==> flow/design.v <==
module ram_tester
#(
     parameter AXI_ID           = 0
)
(
     input          clk_i
    ,input          rst_i
    ,input          cfg_awvalid_i
    ,input  [31:0]  cfg_awaddr_i
    ,input          cfg_wvalid_i
    ,input  [31:0]  cfg_wdata_i
    ,input  [3:0]   cfg_wstrb_i
    ,input          cfg_bready_i
    ,input          cfg_arvalid_i
    ,input  [31:0]  cfg_araddr_i
    ,input          cfg_rready_i
    ,input          outport_awready_i
    ,input          outport_wready_i
    ,input          outport_bvalid_i
    ,input  [1:0]   outport_bresp_i
    ,input  [3:0]   outport_bid_i
    ,input          outport_arready_i
    ,input          outport_rvalid_i
    ,input  [31:0]  outport_rdata_i
    ,input  [1:0]   outport_rresp_i
    ,input  [3:0]   outport_rid_i
    ,input          outport_rlast_i
    ,output         cfg_awready_o
    ,output         cfg_wready_o
    ,output         cfg_bvalid_o
    ,output [1:0]   cfg_bresp_o
    ,output         cfg_arready_o
    ,output         cfg_rvalid_o
    ,output [31:0]  cfg_rdata_o
    ,output [1:0]   cfg_rresp_o
    ,output         outport_awvalid_o
    ,output [31:0]  outport_awaddr_o
    ,output [3:0]   outport_awid_o
    ,output [7:0]   outport_awlen_o
    ,output [1:0]   outport_awburst_o
    ,output         outport_wvalid_o
    ,output [31:0]  outport_wdata_o
    ,output [3:0]   outport_wstrb_o
    ,output         outport_wlast_o
    ,output         outport_bready_o
    ,output         outport_arvalid_o
    ,output [31:0]  outport_araddr_o
    ,output [3:0]   outport_arid_o
    ,output [7:0]   outport_arlen_o
    ,output [1:0]   outport_arburst_o
    ,output         outport_rready_o
);
reg awvalid_q;
reg wvalid_q;
wire wr_cmd_accepted_w  = (cfg_awvalid_i && cfg_awready_o) || awvalid_q;
wire wr_data_accepted_w = (cfg_wvalid_i  && cfg_wready_o)  || wvalid_q;
always @ (posedge clk_i or posedge rst_i)
if (rst_i)
    awvalid_q <= 1'b0;
else if (cfg_awvalid_i && cfg_awready_o && !wr_data_accepted_w)
    awvalid_q <= 1'b1;
else if (wr_data_accepted_w)
    awvalid_q <= 1'b0;
always @ (posedge clk_i or posedge rst_i)
if (rst_i)
    wvalid_q <= 1'b0;
else if (cfg_wvalid_i && cfg_wready_o && !wr_cmd_accepted_w)
    wvalid_q <= 1'b1;
else if (wr_cmd_accepted_w)
    wvalid_q <= 1'b0;
reg [7:0] wr_addr_q;
always @ (posedge clk_i or posedge rst_i)
if (rst_i)
    wr_addr_q <= 8'b0;
else if (cfg_awvalid_i && cfg_awready_o)
    wr_addr_q <= cfg_awaddr_i[7:0];
wire [7:0] wr_addr_w = awvalid_q ? wr_addr_q : cfg_awaddr_i[7:0];
reg [31:0] wr_data_q;
always @ (posedge clk_i or posedge rst_i)
if (rst_i)
    wr_data_q <= 32'b0;
else if (cfg_wvalid_i && cfg_wready_o)
    wr_data_q <= cfg_wdata_i;
wire [31:0] wr_data_w = wvalid_q ? wr_data_q : cfg_wdata_i;
wire read_en_w  = cfg_arvalid_i & cfg_arready_o;
wire write_en_w = wr_cmd_accepted_w && wr_data_accepted_w;
assign cfg_arready_o = ~cfg_rvalid_o;
assign cfg_awready_o = ~cfg_bvalid_o && ~cfg_arvalid_i && ~awvalid_q;
assign cfg_wready_o  = ~cfg_bvalid_o && ~cfg_arvalid_i && ~wvalid_q;
reg ram_test_cfg_wr_q;
always @ (posedge clk_i or posedge rst_i)
if (rst_i)
    ram_test_cfg_wr_q <= 1'b0;
else if (write_en_w && (wr_addr_w[7:0] == 8'h0))
    ram_test_cfg_wr_q <= 1'b1;
else
    ram_test_cfg_wr_q <= 1'b0;
reg [3:0]  ram_test_cfg_burst_len_q;
always @ (posedge clk_i or posedge rst_i)
if (rst_i)
    ram_test_cfg_burst_len_q <= 4'd0;
else if (write_en_w && (wr_addr_w[7:0] == 8'h0))
    ram_test_cfg_burst_len_q <= wr_data_w[31:28];
wire [3:0]  ram_test_cfg_burst_len_out_w = ram_test_cfg_burst_len_q;
reg        ram_test_cfg_read_q;
always @ (posedge clk_i or posedge rst_i)
if (rst_i)
    ram_test_cfg_read_q <= 1'd0;
else if (write_en_w && (wr_addr_w[7:0] == 8'h0))
    ram_test_cfg_read_q <= wr_data_w[8:8];
wire        ram_test_cfg_read_out_w = ram_test_cfg_read_q;
reg        ram_test_cfg_rnd_delay_q;
always @ (posedge clk_i or posedge rst_i)
if (rst_i)
    ram_test_cfg_rnd_delay_q <= 1'd0;
else if (write_en_w && (wr_addr_w[7:0] == 8'h0))
    ram_test_cfg_rnd_delay_q <= wr_data_w[7:7];
wire        ram_test_cfg_rnd_delay_out_w = ram_test_cfg_rnd_delay_q;
reg        ram_test_cfg_user_q;
always @ (posedge clk_i or posedge rst_i)
if (rst_i)
    ram_test_cfg_user_q <= 1'd0;
else if (write_en_w && (wr_addr_w[7:0] == 8'h0))
    ram_test_cfg_user_q <= wr_data_w[3:3];
else
    ram_test_cfg_user_q <= 1'd0;
wire        ram_test_cfg_user_out_w = ram_test_cfg_user_q;
reg        ram_test_cfg_incr_q;
always @ (posedge clk_i or posedge rst_i)
if (rst_i)
    ram_test_cfg_incr_q <= 1'd0;
else if (write_en_w && (wr_addr_w[7:0] == 8'h0))
    ram_test_cfg_incr_q <= wr_data_w[2:2];
else
    ram_test_cfg_incr_q <= 1'd0;
wire        ram_test_cfg_incr_out_w = ram_test_cfg_incr_q;
reg        ram_test_cfg_ones_q;
always @ (posedge clk_i or posedge rst_i)
if (rst_i)
    ram_test_cfg_ones_q <= 1'd0;
else if (write_en_w && (wr_addr_w[7:0] == 8'h0))
    ram_test_cfg_ones_q <= wr_data_w[1:1];
else
    ram_test_cfg_ones_q <= 1'd0;
wire        ram_test_cfg_ones_out_w = ram_test_cfg_ones_q;
reg        ram_test_cfg_zero_q;
always @ (posedge clk_i or posedge rst_i)
if (rst_i)
    ram_test_cfg_zero_q <= 1'd0;
else if (write_en_w && (wr_addr_w[7:0] == 8'h0))
    ram_test_cfg_zero_q <= wr_data_w[0:0];
else
    ram_test_cfg_zero_q <= 1'd0;
wire        ram_test_cfg_zero_out_w = ram_test_cfg_zero_q;
reg ram_test_base_wr_q;
always @ (posedge clk_i or posedge rst_i)
if (rst_i)
    ram_test_base_wr_q <= 1'b0;
else if (write_en_w && (wr_addr_w[7:0] == 8'h4))
    ram_test_base_wr_q <= 1'b1;
else
    ram_test_base_wr_q <= 1'b0;
reg [31:0]  ram_test_base_addr_q;
always @ (posedge clk_i or posedge rst_i)
if (rst_i)
    ram_test_base_addr_q <= 32'd0;
else if (write_en_w && (wr_addr_w[7:0] == 8'h4))
    ram_test_base_addr_q <= wr_data_w[31:0];
wire [31:0]  ram_test_base_addr_out_w = ram_test_base_addr_q;
reg ram_test_end_wr_q;
always @ (posedge clk_i or posedge rst_i)
if (rst_i)
    ram_test_end_wr_q <= 1'b0;
else if (write_en_w && (wr_addr_w[7:0] == 8'h8))
    ram_test_end_wr_q <= 1'b1;
else
    ram_test_end_wr_q <= 1'b0;
reg [31:0]  ram_test_end_addr_q;
always @ (posedge clk_i or posedge rst_i)
if (rst_i)
    ram_test_end_addr_q <= 32'd0;
else if (write_en_w && (wr_addr_w[7:0] == 8'h8))
    ram_test_end_addr_q <= wr_data_w[31:0];
wire [31:0]  ram_test_end_addr_out_w = ram_test_end_addr_q;
reg ram_test_sts_wr_q;
always @ (posedge clk_i or posedge rst_i)
if (rst_i)
    ram_test_sts_wr_q <= 1'b0;
else if (write_en_w && (wr_addr_w[7:0] == 8'hc))
    ram_test_sts_wr_q <= 1'b1;
else
    ram_test_sts_wr_q <= 1'b0;
reg ram_test_current_wr_q;
always @ (posedge clk_i or posedge rst_i)
if (rst_i)
    ram_test_current_wr_q <= 1'b0;
else if (write_en_w && (wr_addr_w[7:0] == 8'h10))
    ram_test_current_wr_q <= 1'b1;
else
    ram_test_current_wr_q <= 1'b0;
reg ram_test_write_wr_q;
always @ (posedge clk_i or posedge rst_i)
if (rst_i)
    ram_test_write_wr_q <= 1'b0;
else if (write_en_w && (wr_addr_w[7:0] == 8'h14))
    ram_test_write_wr_q <= 1'b1;
else
    ram_test_write_wr_q <= 1'b0;
reg [31:0]  ram_test_write_pattern_q;
always @ (posedge clk_i or posedge rst_i)
if (rst_i)
    ram_test_write_pattern_q <= 32'd0;
else if (write_en_w && (wr_addr_w[7:0] == 8'h14))
    ram_test_write_pattern_q <= wr_data_w[31:0];
wire [31:0]  ram_test_write_pattern_out_w = ram_test_write_pattern_q;
reg ram_test_time_wr_q;
always @ (posedge clk_i or posedge rst_i)
if (rst_i)
    ram_test_time_wr_q <= 1'b0;
else if (write_en_w && (wr_addr_w[7:0] == 8'h18))
    ram_test_time_wr_q <= 1'b1;
else
    ram_test_time_wr_q <= 1'b0;
reg ram_test_errors_wr_q;
always @ (posedge clk_i or posedge rst_i)
if (rst_i)
    ram_test_errors_wr_q <= 1'b0;
else if (write_en_w && (wr_addr_w[7:0] == 8'h1c))
    ram_test_errors_wr_q <= 1'b1;
else
    ram_test_errors_wr_q <= 1'b0;
reg ram_test_last_wr_q;
always @ (posedge clk_i or posedge rst_i)
if (rst_i)
    ram_test_last_wr_q <= 1'b0;
else if (write_en_w && (wr_addr_w[7:0] == 8'h20))
    ram_test_last_wr_q <= 1'b1;
else
    ram_test_last_wr_q <= 1'b0;
wire        ram_test_sts_busy_in_w;
wire [31:0]  ram_test_current_addr_in_w;
wire [31:0]  ram_test_time_cycles_in_w;
wire [31:0]  ram_test_errors_count_in_w;
wire [31:0]  ram_test_last_rd_data_in_w;
reg [31:0] data_r;
always @ *
begin
    data_r = 32'b0;
    case (cfg_araddr_i[7:0])
    8'h0:
    begin
        data_r[31:28] = ram_test_cfg_burst_len_q;
        data_r[8:8] = ram_test_cfg_read_q;
        data_r[7:7] = ram_test_cfg_rnd_delay_q;
    end
    8'h4:
    begin
        data_r[31:0] = ram_test_base_addr_q;
    end
    8'h8:
    begin
        data_r[31:0] = ram_test_end_addr_q;
    end
    8'hc:
    begin
        data_r[0:0] = ram_test_sts_busy_in_w;
    end
    8'h10:
    begin
        data_r[31:0] = ram_test_current_addr_in_w;
    end
    8'h14:
    begin
        data_r[31:0] = ram_test_write_pattern_q;
    end
    8'h18:
    begin
        data_r[31:0] = ram_test_time_cycles_in_w;
    end
    8'h1c:
    begin
        data_r[31:0] = ram_test_errors_count_in_w;
    end
    8'h20:
    begin
        data_r[31:0] = ram_test_last_rd_data_in_w;
    end
    default :
        data_r = 32'b0;
    endcase
end
reg rvalid_q;
always @ (posedge clk_i or posedge rst_i)
if (rst_i)
    rvalid_q <= 1'b0;
else if (read_en_w)
    rvalid_q <= 1'b1;
else if (cfg_rready_i)
    rvalid_q <= 1'b0;
assign cfg_rvalid_o = rvalid_q;
reg [31:0] rd_data_q;
always @ (posedge clk_i or posedge rst_i)
if (rst_i)
    rd_data_q <= 32'b0;
else if (!cfg_rvalid_o || cfg_rready_i)
    rd_data_q <= data_r;
assign cfg_rdata_o = rd_data_q;
assign cfg_rresp_o = 2'b0;
reg bvalid_q;
always @ (posedge clk_i or posedge rst_i)
if (rst_i)
    bvalid_q <= 1'b0;
else if (write_en_w)
    bvalid_q <= 1'b1;
else if (cfg_bready_i)
    bvalid_q <= 1'b0;
assign cfg_bvalid_o = bvalid_q;
assign cfg_bresp_o  = 2'b0;
wire [31:0] buffer_base_w     = {ram_test_base_addr_out_w[31:2], 2'b0};
wire [31:0] buffer_end_w      = {ram_test_end_addr_out_w[31:2],  2'b0};
wire [31:0] user_data_w       = ram_test_write_pattern_out_w;
wire        cfg_zero_w        = ram_test_cfg_zero_out_w;
wire        cfg_ones_w        = ram_test_cfg_ones_out_w;
wire        cfg_incr_w        = ram_test_cfg_incr_out_w;
wire        cfg_user_w        = ram_test_cfg_user_out_w;
wire        cfg_dly_w         = ram_test_cfg_rnd_delay_out_w;
wire        cfg_read_w        = ram_test_cfg_read_out_w;
wire        awvalid_w;
wire        arvalid_w;
wire [31:0] axaddr_w;
wire [7:0]  axlen_w;
wire        wvalid_w;
wire [31:0] wdata_w;
wire [3:0]  wstrb_w;
wire        wlast_w;
wire        accept_w;
reg [31:0]  current_addr_q;
reg [31:0]  outstanding_q;
reg         burst_q;
reg [7:0]   burst_cnt_q;
localparam STATE_W          = 3;
localparam STATE_IDLE       = 3'd0;
localparam STATE_ZERO       = 3'd1;
localparam STATE_ONES       = 3'd2;
localparam STATE_INCR       = 3'd3;
localparam STATE_USER       = 3'd4;
localparam STATE_WAIT       = 3'd5;
reg [STATE_W-1:0] state_q;
reg [STATE_W-1:0] next_state_r;
always @ *
begin
    next_state_r = state_q;
    case (state_q)
    STATE_IDLE :
    begin
        if (cfg_zero_w)
            next_state_r  = STATE_ZERO;
        else if (cfg_ones_w)
            next_state_r  = STATE_ONES;
        else if (cfg_incr_w)
            next_state_r  = STATE_INCR;
        else if (cfg_user_w)
            next_state_r  = STATE_USER;
    end
    STATE_ZERO, STATE_ONES, STATE_INCR, STATE_USER:
    begin
        if (current_addr_q == buffer_end_w && !burst_q)
            next_state_r = STATE_WAIT;
    end
    STATE_WAIT:
    begin
        if (outstanding_q == 32'd0)
            next_state_r = STATE_IDLE;
    end
    default :
       ;
    endcase
end
always @ (posedge clk_i or posedge rst_i)
if (rst_i)
    state_q <= STATE_IDLE;
else
    state_q <= next_state_r;
wire [3:0] rand_w;
ram_lfsr
#(
    .BITS(4),
    .N(16),
    .POLYNOMIAL(16'h8810)
)
u_rand
(
    .clk_i(clk_i),
    .rst_i(rst_i),
    .random_o(rand_w)
);
reg [31:0]  outstanding_r;
always @ *
begin
    outstanding_r = outstanding_q;
    if ((arvalid_w || awvalid_w) && accept_w)
        outstanding_r = outstanding_r + 32'd1;
    if (outport_bvalid_i && outport_bready_o)
        outstanding_r = outstanding_r - 32'd1;
    else if (outport_rvalid_i && outport_rlast_i && outport_rready_o)
        outstanding_r = outstanding_r - 32'd1;
end
always @ (posedge clk_i or posedge rst_i)
if (rst_i) 
    outstanding_q <= 32'b0;
else
    outstanding_q <= outstanding_r;
reg [3:0] delay_q;
always @ (posedge clk_i or posedge rst_i)
if (rst_i) 
    delay_q <= 4'b0;
else if ((awvalid_w || arvalid_w || wvalid_w) && accept_w)
    delay_q <= rand_w;
else if (delay_q != 4'b0)
    delay_q <= delay_q - 4'd1;
wire valid_w = (!cfg_dly_w || delay_q == 4'b0) &&
               (current_addr_q != buffer_end_w || burst_q) &&
               (state_q != STATE_IDLE && state_q != STATE_WAIT);
reg [7:0]   burst_length_r;
wire [31:0] remaining_w    = buffer_end_w - current_addr_q - 32'd4;
wire [31:0] remain_words_w = {2'b0, remaining_w[31:2]};
wire [31:0] max_words_w    = {28'b0, ram_test_cfg_burst_len_out_w};
always @ *
begin
    burst_length_r = 8'b0;
    if (remain_words_w > max_words_w)
        burst_length_r = max_words_w[7:0];
    else if (remain_words_w[7:0] == 8'd1 || 
             remain_words_w[7:0] == 8'd3 ||
             remain_words_w[7:0] == 8'd7)
        burst_length_r = remain_words_w[7:0];
end
wire [31:0] length_bytes_w = {22'b0, burst_length_r + 8'd1, 2'b0};
assign axlen_w = burst_length_r;
always @ (posedge clk_i or posedge rst_i)
if (rst_i) 
    burst_q <= 1'b0;
else if (awvalid_w && accept_w && axlen_w != 8'b0)
    burst_q <= 1'b1;
else if (wvalid_w && accept_w && burst_cnt_q == 8'b0)
    burst_q <= 1'b0;
always @ (posedge clk_i or posedge rst_i)
if (rst_i) 
    burst_cnt_q <= 8'b0;
else if (awvalid_w && accept_w)
    burst_cnt_q <= axlen_w - 8'd1;
else if (wvalid_w && accept_w)
    burst_cnt_q <= burst_cnt_q - 8'd1;
always @ (posedge clk_i or posedge rst_i)
if (rst_i) 
    current_addr_q <= 32'b0;
else if ((state_q == STATE_IDLE) && (next_state_r != STATE_IDLE))
    current_addr_q <= buffer_base_w;
else if (state_q != STATE_IDLE && (awvalid_w || arvalid_w) && accept_w)
    current_addr_q <= {current_addr_q[31:2], 2'b0} + length_bytes_w;
assign awvalid_w                  = valid_w & ~burst_q & ~cfg_read_w;
assign arvalid_w                  = valid_w & cfg_read_w;
assign axaddr_w                   = current_addr_q;
assign ram_test_current_addr_in_w = current_addr_q;
reg [31:0] write_data_q;
reg        cfg_inc_q;
always @ (posedge clk_i or posedge rst_i)
if (rst_i) 
    cfg_inc_q <= 1'b0;
else if (state_q == STATE_IDLE && next_state_r == STATE_INCR)
    cfg_inc_q <= 1'b1;
else if (state_q == STATE_IDLE)
    cfg_inc_q <= 1'b0;
always @ (posedge clk_i or posedge rst_i)
if (rst_i) 
    write_data_q <= 32'b0;
else if ((state_q == STATE_IDLE) && (next_state_r != STATE_IDLE))
begin
    if (next_state_r == STATE_ONES)
        write_data_q <= 32'hFFFFFFFF;
    else if (next_state_r == STATE_INCR)
        write_data_q <= 32'h33221100;
    else if (next_state_r == STATE_USER)
        write_data_q <= user_data_w;
    else
        write_data_q <= 32'b0;
end
else if (cfg_inc_q && wvalid_w && accept_w)
    write_data_q <= write_data_q + 32'h44444444;
else if (cfg_inc_q && outport_rvalid_i && outport_rready_o)
    write_data_q <= write_data_q + 32'h44444444;
assign wvalid_w = (burst_q | awvalid_w) & valid_w;
assign wdata_w  = write_data_q;
assign wstrb_w  = 4'hF;
assign wlast_w  = burst_q ? (burst_cnt_q == 8'd0) : (axlen_w == 8'd0);
reg [31:0] error_count_q;
always @ (posedge clk_i or posedge rst_i)
if (rst_i) 
    error_count_q <= 32'b0;
else if ((state_q == STATE_IDLE) && (next_state_r != STATE_IDLE))
    error_count_q <= 32'b0;
else if (outport_rvalid_i && outport_rready_o && outport_rdata_i != write_data_q)
    error_count_q <= error_count_q + 32'd1;
assign ram_test_errors_count_in_w = error_count_q;
reg [31:0] last_data_q;
always @ (posedge clk_i or posedge rst_i)
if (rst_i) 
    last_data_q <= 32'b0;
else if ((state_q == STATE_IDLE) && (next_state_r != STATE_IDLE))
    last_data_q <= 32'b0;
else if (outport_rvalid_i && outport_rready_o)
    last_data_q <= outport_rdata_i;
assign ram_test_last_rd_data_in_w = last_data_q;
reg [31:0] cycles_q;
always @ (posedge clk_i or posedge rst_i)
if (rst_i) 
    cycles_q <= 32'b0;
else if ((state_q == STATE_IDLE) && (next_state_r != STATE_IDLE))
    cycles_q <= 32'b0;
else if (state_q != STATE_IDLE)
    cycles_q <= cycles_q + 32'd1;
assign ram_test_time_cycles_in_w = cycles_q - 32'd2;  
wire        axi_valid_w;
wire        axi_awvalid_w;
wire        axi_arvalid_w;
wire        axi_wvalid_w;
wire        axi_pop_w;
generic_fifo
#(
     .WIDTH(1+1+32+8+1+32+4+1)
    ,.DEPTH(8)
    ,.ADDR_W(3)
)
u_request
(
     .clk_i(clk_i)
    ,.rst_i(rst_i)
    ,.push_i(awvalid_w | arvalid_w | wvalid_w)
    ,.data_in_i({awvalid_w, arvalid_w, axaddr_w, axlen_w, wvalid_w, wdata_w, wstrb_w, wlast_w})
    ,.accept_o(accept_w)
    ,.valid_o(axi_valid_w)
    ,.data_out_o({axi_awvalid_w, axi_arvalid_w, outport_awaddr_o, outport_awlen_o, 
                  axi_wvalid_w, outport_wdata_o, outport_wstrb_o, outport_wlast_o})
    ,.pop_i(axi_pop_w)
);
reg axi_awvalid_q;
reg axi_wvalid_q;
always @ (posedge clk_i or posedge rst_i)
if (rst_i) 
    axi_awvalid_q <= 1'b0;
else if (outport_awvalid_o && outport_awready_i && (outport_wvalid_o && !outport_wready_i))
    axi_awvalid_q <= 1'b1;
else if (axi_pop_w)
    axi_awvalid_q <= 1'b0;
always @ (posedge clk_i or posedge rst_i)
if (rst_i) 
    axi_wvalid_q <= 1'b0;
else if (outport_wvalid_o && outport_wready_i && (outport_awvalid_o && !outport_awready_i))
    axi_wvalid_q <= 1'b1;
else if (axi_pop_w)
    axi_wvalid_q <= 1'b0;
assign outport_awvalid_o = axi_valid_w & axi_awvalid_w & ~axi_awvalid_q;
assign outport_awid_o    = AXI_ID;
assign outport_awburst_o = 2'b01;
assign outport_wvalid_o  = axi_valid_w & axi_wvalid_w  & ~axi_wvalid_q;
assign outport_bready_o  = 1'b1;
assign outport_arvalid_o = axi_valid_w & axi_arvalid_w;
assign outport_arid_o    = AXI_ID;
assign outport_araddr_o  = outport_awaddr_o;
assign outport_arlen_o   = outport_awlen_o;
assign outport_arburst_o = outport_awburst_o;
assign outport_rready_o  = 1'b1;
assign axi_pop_w = (outport_arvalid_o   && outport_arready_i) ||
                   (((outport_awvalid_o && outport_awready_i) || axi_awvalid_q || !axi_awvalid_w) &&
                    ((outport_wvalid_o  && outport_wready_i)  || axi_wvalid_q || !axi_wvalid_w) && !axi_arvalid_w);
assign ram_test_sts_busy_in_w = (state_q != STATE_IDLE);
endmodule
module ram_lfsr
#(
  parameter POLYNOMIAL = 4'h9,
  parameter N          = 4,
  parameter BITS       = 4
)
(
  input  clk_i,
  input  rst_i,
  output [BITS-1:0] random_o
);
reg [N-1:0] data_q;
reg [N-1:0] data_next_r;
reg         feedback_r;
integer i;
always @* 
begin
  data_next_r = data_q;
  for (i=0; i<BITS; i=i+1)
  begin
    feedback_r  = ^( POLYNOMIAL & data_next_r);
    data_next_r = {data_next_r[N-2:0], ~feedback_r};
  end
end
always @ (posedge clk_i or posedge rst_i)
if (rst_i) 
    data_q <= 'b0;
else
    data_q <= data_next_r;
assign random_o = data_q[N-1:N-BITS];
endmodule
module generic_fifo
#(
    parameter WIDTH   = 8,
    parameter DEPTH   = 4,
    parameter ADDR_W  = 2
)
(
     input               clk_i
    ,input               rst_i
    ,input  [WIDTH-1:0]  data_in_i
    ,input               push_i
    ,input               pop_i
    ,output [WIDTH-1:0]  data_out_o
    ,output              accept_o
    ,output              valid_o
);
localparam COUNT_W = ADDR_W + 1;
reg [WIDTH-1:0]   ram_q[DEPTH-1:0];
reg [ADDR_W-1:0]  rd_ptr_q;
reg [ADDR_W-1:0]  wr_ptr_q;
reg [COUNT_W-1:0] count_q;
always @ (posedge clk_i or posedge rst_i)
if (rst_i)
begin
    count_q   <= {(COUNT_W) {1'b0}};
    rd_ptr_q  <= {(ADDR_W) {1'b0}};
    wr_ptr_q  <= {(ADDR_W) {1'b0}};
end
else
begin
    if (push_i & accept_o)
    begin
        ram_q[wr_ptr_q] <= data_in_i;
        wr_ptr_q        <= wr_ptr_q + 1;
    end
    if (pop_i & valid_o)
        rd_ptr_q      <= rd_ptr_q + 1;
    if ((push_i & accept_o) & ~(pop_i & valid_o))
        count_q <= count_q + 1;
    else if (~(push_i & accept_o) & (pop_i & valid_o))
        count_q <= count_q - 1;
end
/*verilator lint_off WIDTH*/
assign valid_o       = (count_q != 0);
assign accept_o      = (count_q != DEPTH);
/*verilator lint_on WIDTH*/
assign data_out_o    = ram_q[rd_ptr_q];
endmodule
Step by step through the tools: ram_tester
Each step is given for the RTL above and for the edited RTL.
"before" refers to lines of the RTL above, "after" to lines of the edited file.
"difference" is "after" less "before", of the values as shown; "relative change" is that difference over "before", in percent.
Operators carry their Yosys type and port widths (W data, S select, Z words).
Not given: n/a
Design
  top: ram_tester
  clock port: clk_i
  standard-cell library: sky130hd
  timing corner: tt_025C_1v80

The edit
Unified diff, file above to edited file.
This change comes from a script, not from a designer. The edited design behaves differently; no optimisation was intended.
begin of diff
@@ -383,16 +383,5 @@
     state_q <= next_state_r;
 wire [3:0] rand_w;
-ram_lfsr
-#(
-    .BITS(4),
-    .N(16),
-    .POLYNOMIAL(16'h8810)
-)
-u_rand
-(
-    .clk_i(clk_i),
-    .rst_i(rst_i),
-    .random_o(rand_w)
-);
+assign rand_w = 0;
 reg [31:0]  outstanding_r;
 always @ *
end of diff

After elaboration
Yosys after proc, flatten, opt, wreduce and memory -nomap, before mapping. Print and check cells are not counted. Equal cells are merged and count once.
Storage and ports
  bits in registers: before 1027, after 1011, difference -16, relative change -1.56%
  input bits: before 157, after 157, difference 0, relative change 0.00%
  output and inout bits: before 175, after 175, difference 0, relative change 0.00%
Operators by class
  $add $sub $neg: before 17, after 17, difference 0, relative change 0.00%
  magnitude comparators: before 1, after 1, difference 0, relative change 0.00%
  bitwise gates (word level): before 33, after 29, difference -4, relative change -12.12%
  mux-type cells: before 61, after 61, difference 0, relative change 0.00%
  eq/ne operators: before 41, after 41, difference 0, relative change 0.00%
  reductions and logical operators: before 107, after 103, difference -4, relative change -3.74%
Operators with widths
  $not A1 Y1: before 16, after 12, difference -4, relative change -25.00%
  $reduce_xor A16 Y1: before 4, after 0, difference -4, relative change -100.00%
  $logic_and A1 B1 Y1: before 40, after 40, difference 0, relative change 0.00%
  $mux W1: before 20, after 20, difference 0, relative change 0.00%
  $mux W32: before 18, after 18, difference 0, relative change 0.00%
  $reduce_bool A2 Y1: before 15, after 15, difference 0, relative change 0.00%
  $and A1 B1 Y1: before 14, after 14, difference 0, relative change 0.00%
  $logic_or A1 B1 Y1: before 14, after 14, difference 0, relative change 0.00%
  $eq A3 B3 Y1 const B: before 11, after 11, difference 0, relative change 0.00%
  $logic_not A1 Y1: before 10, after 10, difference 0, relative change 0.00%
  $eq A3 B2 Y1 const B: before 8, after 8, difference 0, relative change 0.00%
  $reduce_and A3 Y1: before 8, after 8, difference 0, relative change 0.00%
  $mux W3: before 6, after 6, difference 0, relative change 0.00%
  $eq A8 B5 Y1 const B: before 5, after 5, difference 0, relative change 0.00%
  $mux W8: before 5, after 5, difference 0, relative change 0.00%
  $logic_not A8 Y1: before 4, after 4, difference 0, relative change 0.00%
  $mux W4: before 4, after 4, difference 0, relative change 0.00%
  $add A32 B1 Y32 const B: before 3, after 3, difference 0, relative change 0.00%
  $eq A3 B1 Y1 const B: before 3, after 3, difference 0, relative change 0.00%
  $eq A8 B3 Y1 const B: before 3, after 3, difference 0, relative change 0.00%
  $eq A8 B4 Y1 const B: before 3, after 3, difference 0, relative change 0.00%
  $logic_not A3 Y1: before 3, after 3, difference 0, relative change 0.00%
  $or A1 B1 Y1: before 3, after 3, difference 0, relative change 0.00%
  $pmux W1 S8: before 3, after 3, difference 0, relative change 0.00%
  $reduce_bool A3 Y1: before 3, after 3, difference 0, relative change 0.00%
  $add A3 B1 Y3 const B: before 2, after 2, difference 0, relative change 0.00%
  $ne A32 B32 Y1: before 2, after 2, difference 0, relative change 0.00%
  $reduce_bool A4 Y1: before 2, after 2, difference 0, relative change 0.00%
The list need not be complete.

Longest topological paths
Depth = most cells in a row (Yosys ltp): at word level without a register or memory, in the mapped netlist without a sequential cell, where the memories' decode and read muxes count.
Depth
  word-level depth: before 14, after 14, difference 0, relative change 0.00%
  ABC_AREA: before 0, after 0
  gate-level depth with buffers: before 31, after 32, difference +1, relative change +3.23%

Mapped cells and area
Source: synth_stat.txt of the flow (Yosys; design flattened, memories mapped). It holds for the ABC_AREA given above (unset counts as 0); a run with the other value may have another netlist.
Mapped netlist
  mapped area (mm²): before 0.0473266, after 0.047179, difference -0.0001476, relative change -0.31%
  mapped flip-flops: before 1009, after 993, difference -16, relative change -1.59%
  area of sequential cells (mm²): before 0.0282121, after 0.0278117, difference -0.0004004, relative change -1.42%
  cells in the netlist: before 4062, after 4011, difference -51, relative change -1.26%
Cells by type
  sky130_fd_sc_hd__nand2_1: before 364, after 270, difference -94, relative change -25.82%
  sky130_fd_sc_hd__mux2_2: before 178, after 131, difference -47, relative change -26.40%
  sky130_fd_sc_hd__a22oi_1: before 41, after 75, difference +34, relative change +82.93%
  sky130_fd_sc_hd__o21ai_0: before 142, after 109, difference -33, relative change -23.24%
  sky130_fd_sc_hd__a21oi_1: before 253, after 223, difference -30, relative change -11.86%
  sky130_fd_sc_hd__a211oi_1: before 15, after 40, difference +25, relative change +166.67%
  sky130_fd_sc_hd__a22o_1: before 5, after 28, difference +23, relative change +460.00%
  sky130_fd_sc_hd__xnor2_1: before 92, after 112, difference +20, relative change +21.74%
  sky130_fd_sc_hd__xor2_1: before 119, after 102, difference -17, relative change -14.29%
  sky130_fd_sc_hd__o21ai_1: before 3, after 20, difference +17, relative change +566.67%
  sky130_fd_sc_hd__dfrtp_1: before 417, after 401, difference -16, relative change -3.84%
  sky130_fd_sc_hd__o211ai_1: before 19, after 35, difference +16, relative change +84.21%
  sky130_fd_sc_hd__and3_1: before 44, after 31, difference -13, relative change -29.55%
  sky130_fd_sc_hd__buf_1: before 33, after 20, difference -13, relative change -39.39%
  sky130_fd_sc_hd__buf_2: before 12, after 24, difference +12, relative change +100.00%
  sky130_fd_sc_hd__or2_2: before 8, after 19, difference +11, relative change +137.50%
  sky130_fd_sc_hd__inv_1: before 154, after 164, difference +10, relative change +6.49%
  sky130_fd_sc_hd__a21o_1: before 27, after 17, difference -10, relative change -37.04%
The list need not be complete.
By module: a second synthesis without flattening, with its own total; a netlist apart from the flattened one above.
Unflattened totals
  cells (unflattened synthesis): before 4143, after 4108, difference -35, relative change -0.84%
  area (unflattened synthesis) (mm²): before 0.0495876, after 0.0489845, difference -0.0006031, relative change -1.22%
Rows give one instance, submodules left out.
Modules, before
  generic_fifo: sequential area 0.0194687 mm², instances 1, cells 1351, area 0.0245698 mm²
  ram_tester: sequential area 0.0097844 mm², instances 1, cells 2771, area 0.0245235 mm²
  ram_lfsr: sequential area 0.0004004 mm², instances 1, cells 21, area 0.0004942 mm²
Modules, after
  generic_fifo: sequential area 0.0194687 mm², instances 1, cells 1351, area 0.0245698 mm²
  ram_tester: sequential area 0.0097844 mm², instances 1, cells 2757, area 0.0244147 mm²

Worst setup path after synthesis
Path of least setup slack by OpenSTA after synthesis, without wires, with an ideal clock, recovery checks aside; 20% of the period is set as input and as output delay. Where synthesis merged equal registers, the netlist keeps one of their names.
Timing after synthesis
  path kind: before reg2reg, after reg2reg
  start point: before register current_addr_q[2], after register current_addr_q[3]
  end point: before register current_addr_q[30], after register current_addr_q[19]
  driving pins on the path: before 28, after 29, difference +1, relative change +3.57%
  delay of the path (ns): before 6.646, after 6.352, difference -0.294, relative change -4.42%
  data arrival time (ns): before 6.552, after 6.226, difference -0.326, relative change -4.98%
  setup slack (ns): before 3.354, after 3.648, difference +0.294
  time at the first pin (ns): before 0.000, after 0.000, difference 0.000
  clock period (ns): before 10.0, after 10.0, difference 0.0, relative change 0.00%
  synthesis period reached (ns): before 6.646, after 6.352, difference -0.294, relative change -4.42%
"delay of the path" = arrival - input delay + setup time.
"driving pins on the path" counts driving pins, that of a launching flip-flop among them; a cell with two outputs on the path counts twice.
"synthesis period reached" = period - worst setup slack (recovery checks aside). The figure is calculated, with input and output delays left at 20% of the set period.
Between the ends stands the longest chain of elaborated cells between them, by number of cells; it is not shown to be the way that was timed. Of several equally long chains one is given.
A line is the first line of the expression or statement that the cell stems from. Yosys adds cells for indexed reads and writes and turns some case tables into memories.
A register here has more assigning lines than the two given.
Between the ends, after synthesis, before
  path through: sky130_fd_sc_hd__dfrtp_1 sky130_fd_sc_hd__ha_1 sky130_fd_sc_hd__inv_1 sky130_fd_sc_hd__fa_1 sky130_fd_sc_hd__a21o_1 sky130_fd_sc_hd__a221oi_2 sky130_fd_sc_hd__nor2_1 sky130_fd_sc_hd__nor3_1 sky130_fd_sc_hd__o211ai_1 sky130_fd_sc_hd__a2111o_1 sky130_fd_sc_hd__or4_1 sky130_fd_sc_hd__nor4b_2 sky130_fd_sc_hd__buf_6 sky130_fd_sc_hd__mux2i_1 sky130_fd_sc_hd__ha_1 sky130_fd_sc_hd__inv_1 sky130_fd_sc_hd__fa_1 sky130_fd_sc_hd__nor2b_1 sky130_fd_sc_hd__o21ai_0 sky130_fd_sc_hd__a21oi_1 sky130_fd_sc_hd__o21ai_0 sky130_fd_sc_hd__a21oi_1 sky130_fd_sc_hd__o21ai_0 sky130_fd_sc_hd__a211oi_1 sky130_fd_sc_hd__nand3_1 sky130_fd_sc_hd__nor2_1 sky130_fd_sc_hd__nor3_1 sky130_fd_sc_hd__a211oi_1
  cells in the longest elaborated chain: 11
RTL lines, path after synthesis, before
  from (decl): line 337  | reg [31:0]  current_addr_q;
  from (assign): line 458  | current_addr_q <= buffer_base_w;
  from (assign): line 460  | current_addr_q <= {current_addr_q[31:2], 2'b0} + length_bytes_w;
  $sub A32 B32 Y32: line 425  | wire [31:0] remaining_w    = buffer_end_w - current_addr_q - 32'd4;
  $sub A32 B3 Y32: line 425
  $eq A8 B1 Y1: line 433  | else if (remain_words_w[7:0] == 8'd1 ||
  $logic_or A1 B1 Y1 x2: line 433
  $mux W8: line 433
  $mux W8: line 431  | if (remain_words_w > max_words_w)
  $add A8 B1 Y8: line 438  | wire [31:0] length_bytes_w = {22'b0, burst_length_r + 8'd1, 2'b0};
  $add A32 B10 Y32: line 460
  $mux W32: line 459  | else if (state_q != STATE_IDLE && (awvalid_w || arvalid_w) && accept_w)
  $mux W32: line 457  | else if ((state_q == STATE_IDLE) && (next_state_r != STATE_IDLE))
  to (assign): line 458
  to (assign): line 460
  to (decl): line 337
Between the ends, after synthesis, after
  path through: sky130_fd_sc_hd__dfrtp_1 sky130_fd_sc_hd__ha_1 sky130_fd_sc_hd__inv_1 sky130_fd_sc_hd__ha_1 sky130_fd_sc_hd__nand2b_1 sky130_fd_sc_hd__a21bo_2 sky130_fd_sc_hd__a21oi_1 sky130_fd_sc_hd__ha_1 sky130_fd_sc_hd__a21oi_1 sky130_fd_sc_hd__o21ai_0 sky130_fd_sc_hd__a32o_1 sky130_fd_sc_hd__a211o_1 sky130_fd_sc_hd__nor4_1 sky130_fd_sc_hd__nand4bb_2 sky130_fd_sc_hd__nor3_4 sky130_fd_sc_hd__mux2_2 sky130_fd_sc_hd__inv_1 sky130_fd_sc_hd__ha_1 sky130_fd_sc_hd__ha_1 sky130_fd_sc_hd__a21o_1 sky130_fd_sc_hd__a21oi_1 sky130_fd_sc_hd__o21ai_0 sky130_fd_sc_hd__a21oi_1 sky130_fd_sc_hd__o21ai_0 sky130_fd_sc_hd__a31oi_1 sky130_fd_sc_hd__or2_2 sky130_fd_sc_hd__clkbuf_1 sky130_fd_sc_hd__nor3_1 sky130_fd_sc_hd__a221o_1
  cells in the longest elaborated chain: 11
RTL lines, path after synthesis, after
  from (decl): line 337  | reg [31:0]  current_addr_q;
  from (assign): line 447  | current_addr_q <= buffer_base_w;
  from (assign): line 449  | current_addr_q <= {current_addr_q[31:2], 2'b0} + length_bytes_w;
  $sub A32 B32 Y32: line 414  | wire [31:0] remaining_w    = buffer_end_w - current_addr_q - 32'd4;
  $sub A32 B3 Y32: line 414
  $eq A8 B1 Y1: line 422  | else if (remain_words_w[7:0] == 8'd1 ||
  $logic_or A1 B1 Y1 x2: line 422
  $mux W8: line 422
  $mux W8: line 420  | if (remain_words_w > max_words_w)
  $add A8 B1 Y8: line 427  | wire [31:0] length_bytes_w = {22'b0, burst_length_r + 8'd1, 2'b0};
  $add A32 B10 Y32: line 449
  $mux W32: line 448  | else if (state_q != STATE_IDLE && (awvalid_w || arvalid_w) && accept_w)
  $mux W32: line 446  | else if ((state_q == STATE_IDLE) && (next_state_r != STATE_IDLE))
  to (assign): line 447
  to (assign): line 449
  to (decl): line 337
Some nets on the timed path still bear RTL names; the line given drives or declares the net.
Nets with RTL names, path after synthesis, after (line)
  axlen_w[0]: 420

Worst path after layout
From the final timing report of each run of pair 1: the path of least setup slack in the routed layout; clock arrival at registers is part of the times.
Timing post-layout
  path kind: before reg2reg, after reg2reg
  start point: before register current_addr_q[2], after register current_addr_q[3]
  end point: before register current_addr_q[30], after register current_addr_q[31]
  clock period (ns): before 10.0, after 10.0, difference 0.0, relative change 0.00%
  data arrival time (ns): before 9.30, after 8.15, difference -1.15, relative change -12.37%
  driving pins on the path: before 29, after 29, difference 0, relative change 0.00%
  time at the first pin (ns): before 0.68, after 0.68, difference 0.00, relative change 0.00%
  setup slack (ns): before 1.31, after 2.38, difference +1.07
Between the ends stands the longest chain of elaborated cells between them, by number of cells; it is not shown to be the way that was timed. Of several equally long chains one is given.
A register here has more assigning lines than the two given.
Between the ends, post-layout, before
  path through: sky130_fd_sc_hd__dfrtp_1 sky130_fd_sc_hd__ha_1 sky130_fd_sc_hd__inv_1 sky130_fd_sc_hd__fa_1 sky130_fd_sc_hd__a21o_1 sky130_fd_sc_hd__a221oi_2 sky130_fd_sc_hd__nor2_1 sky130_fd_sc_hd__nor3_1 sky130_fd_sc_hd__o211ai_1 sky130_fd_sc_hd__a2111o_1 sky130_fd_sc_hd__or4_1 sky130_fd_sc_hd__nor4b_2 sky130_fd_sc_hd__buf_4 sky130_fd_sc_hd__mux2i_1 sky130_fd_sc_hd__ha_1 sky130_fd_sc_hd__inv_1 sky130_fd_sc_hd__fa_1 sky130_fd_sc_hd__nor2b_1 sky130_fd_sc_hd__o21ai_0 sky130_fd_sc_hd__a21oi_1 sky130_fd_sc_hd__o21ai_0 sky130_fd_sc_hd__a21oi_1 sky130_fd_sc_hd__o21ai_0 sky130_fd_sc_hd__a211oi_1 sky130_fd_sc_hd__buf_4 sky130_fd_sc_hd__nand3_1 sky130_fd_sc_hd__nor2_1 sky130_fd_sc_hd__nor3_1 sky130_fd_sc_hd__a211oi_1
  cells in the longest elaborated chain: 11
RTL lines, path post-layout, before
  from (decl): line 337  | reg [31:0]  current_addr_q;
  from (assign): line 458  | current_addr_q <= buffer_base_w;
  from (assign): line 460  | current_addr_q <= {current_addr_q[31:2], 2'b0} + length_bytes_w;
  $sub A32 B32 Y32: line 425  | wire [31:0] remaining_w    = buffer_end_w - current_addr_q - 32'd4;
  $sub A32 B3 Y32: line 425
  $eq A8 B1 Y1: line 433  | else if (remain_words_w[7:0] == 8'd1 ||
  $logic_or A1 B1 Y1 x2: line 433
  $mux W8: line 433
  $mux W8: line 431  | if (remain_words_w > max_words_w)
  $add A8 B1 Y8: line 438  | wire [31:0] length_bytes_w = {22'b0, burst_length_r + 8'd1, 2'b0};
  $add A32 B10 Y32: line 460
  $mux W32: line 459  | else if (state_q != STATE_IDLE && (awvalid_w || arvalid_w) && accept_w)
  $mux W32: line 457  | else if ((state_q == STATE_IDLE) && (next_state_r != STATE_IDLE))
  to (assign): line 458
  to (assign): line 460
  to (decl): line 337
Between the ends, post-layout, after
  path through: sky130_fd_sc_hd__dfrtp_1 sky130_fd_sc_hd__ha_1 sky130_fd_sc_hd__inv_1 sky130_fd_sc_hd__ha_1 sky130_fd_sc_hd__nand2b_1 sky130_fd_sc_hd__a21bo_2 sky130_fd_sc_hd__a21oi_1 sky130_fd_sc_hd__ha_1 sky130_fd_sc_hd__a21oi_1 sky130_fd_sc_hd__o21ai_0 sky130_fd_sc_hd__a32o_1 sky130_fd_sc_hd__a211o_1 sky130_fd_sc_hd__nor4_1 sky130_fd_sc_hd__nand4bb_2 sky130_fd_sc_hd__nor3_4 sky130_fd_sc_hd__mux2_2 sky130_fd_sc_hd__inv_1 sky130_fd_sc_hd__ha_1 sky130_fd_sc_hd__ha_1 sky130_fd_sc_hd__a21o_1 sky130_fd_sc_hd__a21oi_1 sky130_fd_sc_hd__o21ai_0 sky130_fd_sc_hd__a21oi_1 sky130_fd_sc_hd__o21ai_0 sky130_fd_sc_hd__a31oi_1 sky130_fd_sc_hd__or4_1 sky130_fd_sc_hd__nor3_1 sky130_fd_sc_hd__xnor2_1 sky130_fd_sc_hd__a21oi_1
  cells in the longest elaborated chain: 11
RTL lines, path post-layout, after
  from (decl): line 337  | reg [31:0]  current_addr_q;
  from (assign): line 447  | current_addr_q <= buffer_base_w;
  from (assign): line 449  | current_addr_q <= {current_addr_q[31:2], 2'b0} + length_bytes_w;
  $sub A32 B32 Y32: line 414  | wire [31:0] remaining_w    = buffer_end_w - current_addr_q - 32'd4;
  $sub A32 B3 Y32: line 414
  $eq A8 B1 Y1: line 422  | else if (remain_words_w[7:0] == 8'd1 ||
  $logic_or A1 B1 Y1 x2: line 422
  $mux W8: line 422
  $mux W8: line 420  | if (remain_words_w > max_words_w)
  $add A8 B1 Y8: line 427  | wire [31:0] length_bytes_w = {22'b0, burst_length_r + 8'd1, 2'b0};
  $add A32 B10 Y32: line 449
  $mux W32: line 448  | else if (state_q != STATE_IDLE && (awvalid_w || arvalid_w) && accept_w)
  $mux W32: line 446  | else if ((state_q == STATE_IDLE) && (next_state_r != STATE_IDLE))
  to (assign): line 447
  to (assign): line 449
  to (decl): line 337
Some nets on the timed path still bear RTL names; the line given drives or declares the net.
Nets with RTL names, path post-layout, after (line)
  axlen_w[0]: 420

Measured runs
Runs of the flow (Yosys, OpenROAD) on both versions; the two runs of a pair have the same settings. The constraints put input and output delay at 20% of the set period each and load the outputs with 0.01 pF.
Settings, pair 1
  CORE_UTILIZATION: 40
  period_ns: 10.0
  CAP_MARGIN: 20
  CORE_MARGIN: 2
  SLEW_MARGIN: 20
Measured results, pair 1
  period reached (ns): before 8.692, after 7.624, difference -1.068, relative change -12.29%
  standard-cell area of the final layout (mm²): before 0.0544097, after 0.0544973, difference +0.0000876, relative change +0.16%
  chip area in the Yosys report (mm²): before 0.0473266, after 0.047179, difference -0.0001476, relative change -0.31%
  setup slack of the worst path (ns): before 1.308, after 2.376, difference +1.068
  die outline area (mm²): before 0.121083, after 0.120711, difference -0.000372, relative change -0.31%
  worst-case hold slack (ns): before 0.350, after 0.481, difference +0.131
  post-route utilization (%): before 46.2, after 46.8, difference +0.6
Settings, pair 2
  CELL_PAD_IN_SITES_GLOBAL_PLACEMENT: 3
  CORE_MARGIN: 4
  CORE_UTILIZATION: 32
  CTS_CLUSTER_DIAMETER: 73
  MIN_ROUTING_LAYER: met1
  PLACE_DENSITY: 0.94
  SLEW_MARGIN: 10
  period_ns: 8.01
  CAP_MARGIN: 20
Measured results, pair 2
  period reached (ns): before 7.415, after 7.380, difference -0.035, relative change -0.47%
  standard-cell area of the final layout (mm²): before 0.0555258, after 0.0550365, difference -0.0004893, relative change -0.88%
  chip area in the Yosys report (mm²): before 0.0473266, after 0.047179, difference -0.0001476, relative change -0.31%
  setup slack of the worst path (ns): before 0.595, after 0.630, difference +0.035
  die outline area (mm²): before 0.154111, after 0.15364, difference -0.000471, relative change -0.31%
  worst-case hold slack (ns): before 0.342, after 0.493, difference +0.151
  post-route utilization (%): before 38.0, after 37.7, difference -0.3
"period reached": clock period set for the run, less the worst setup slack. It is reckoned from that one timing run; input and output delays stay at 20% of the period that was set.
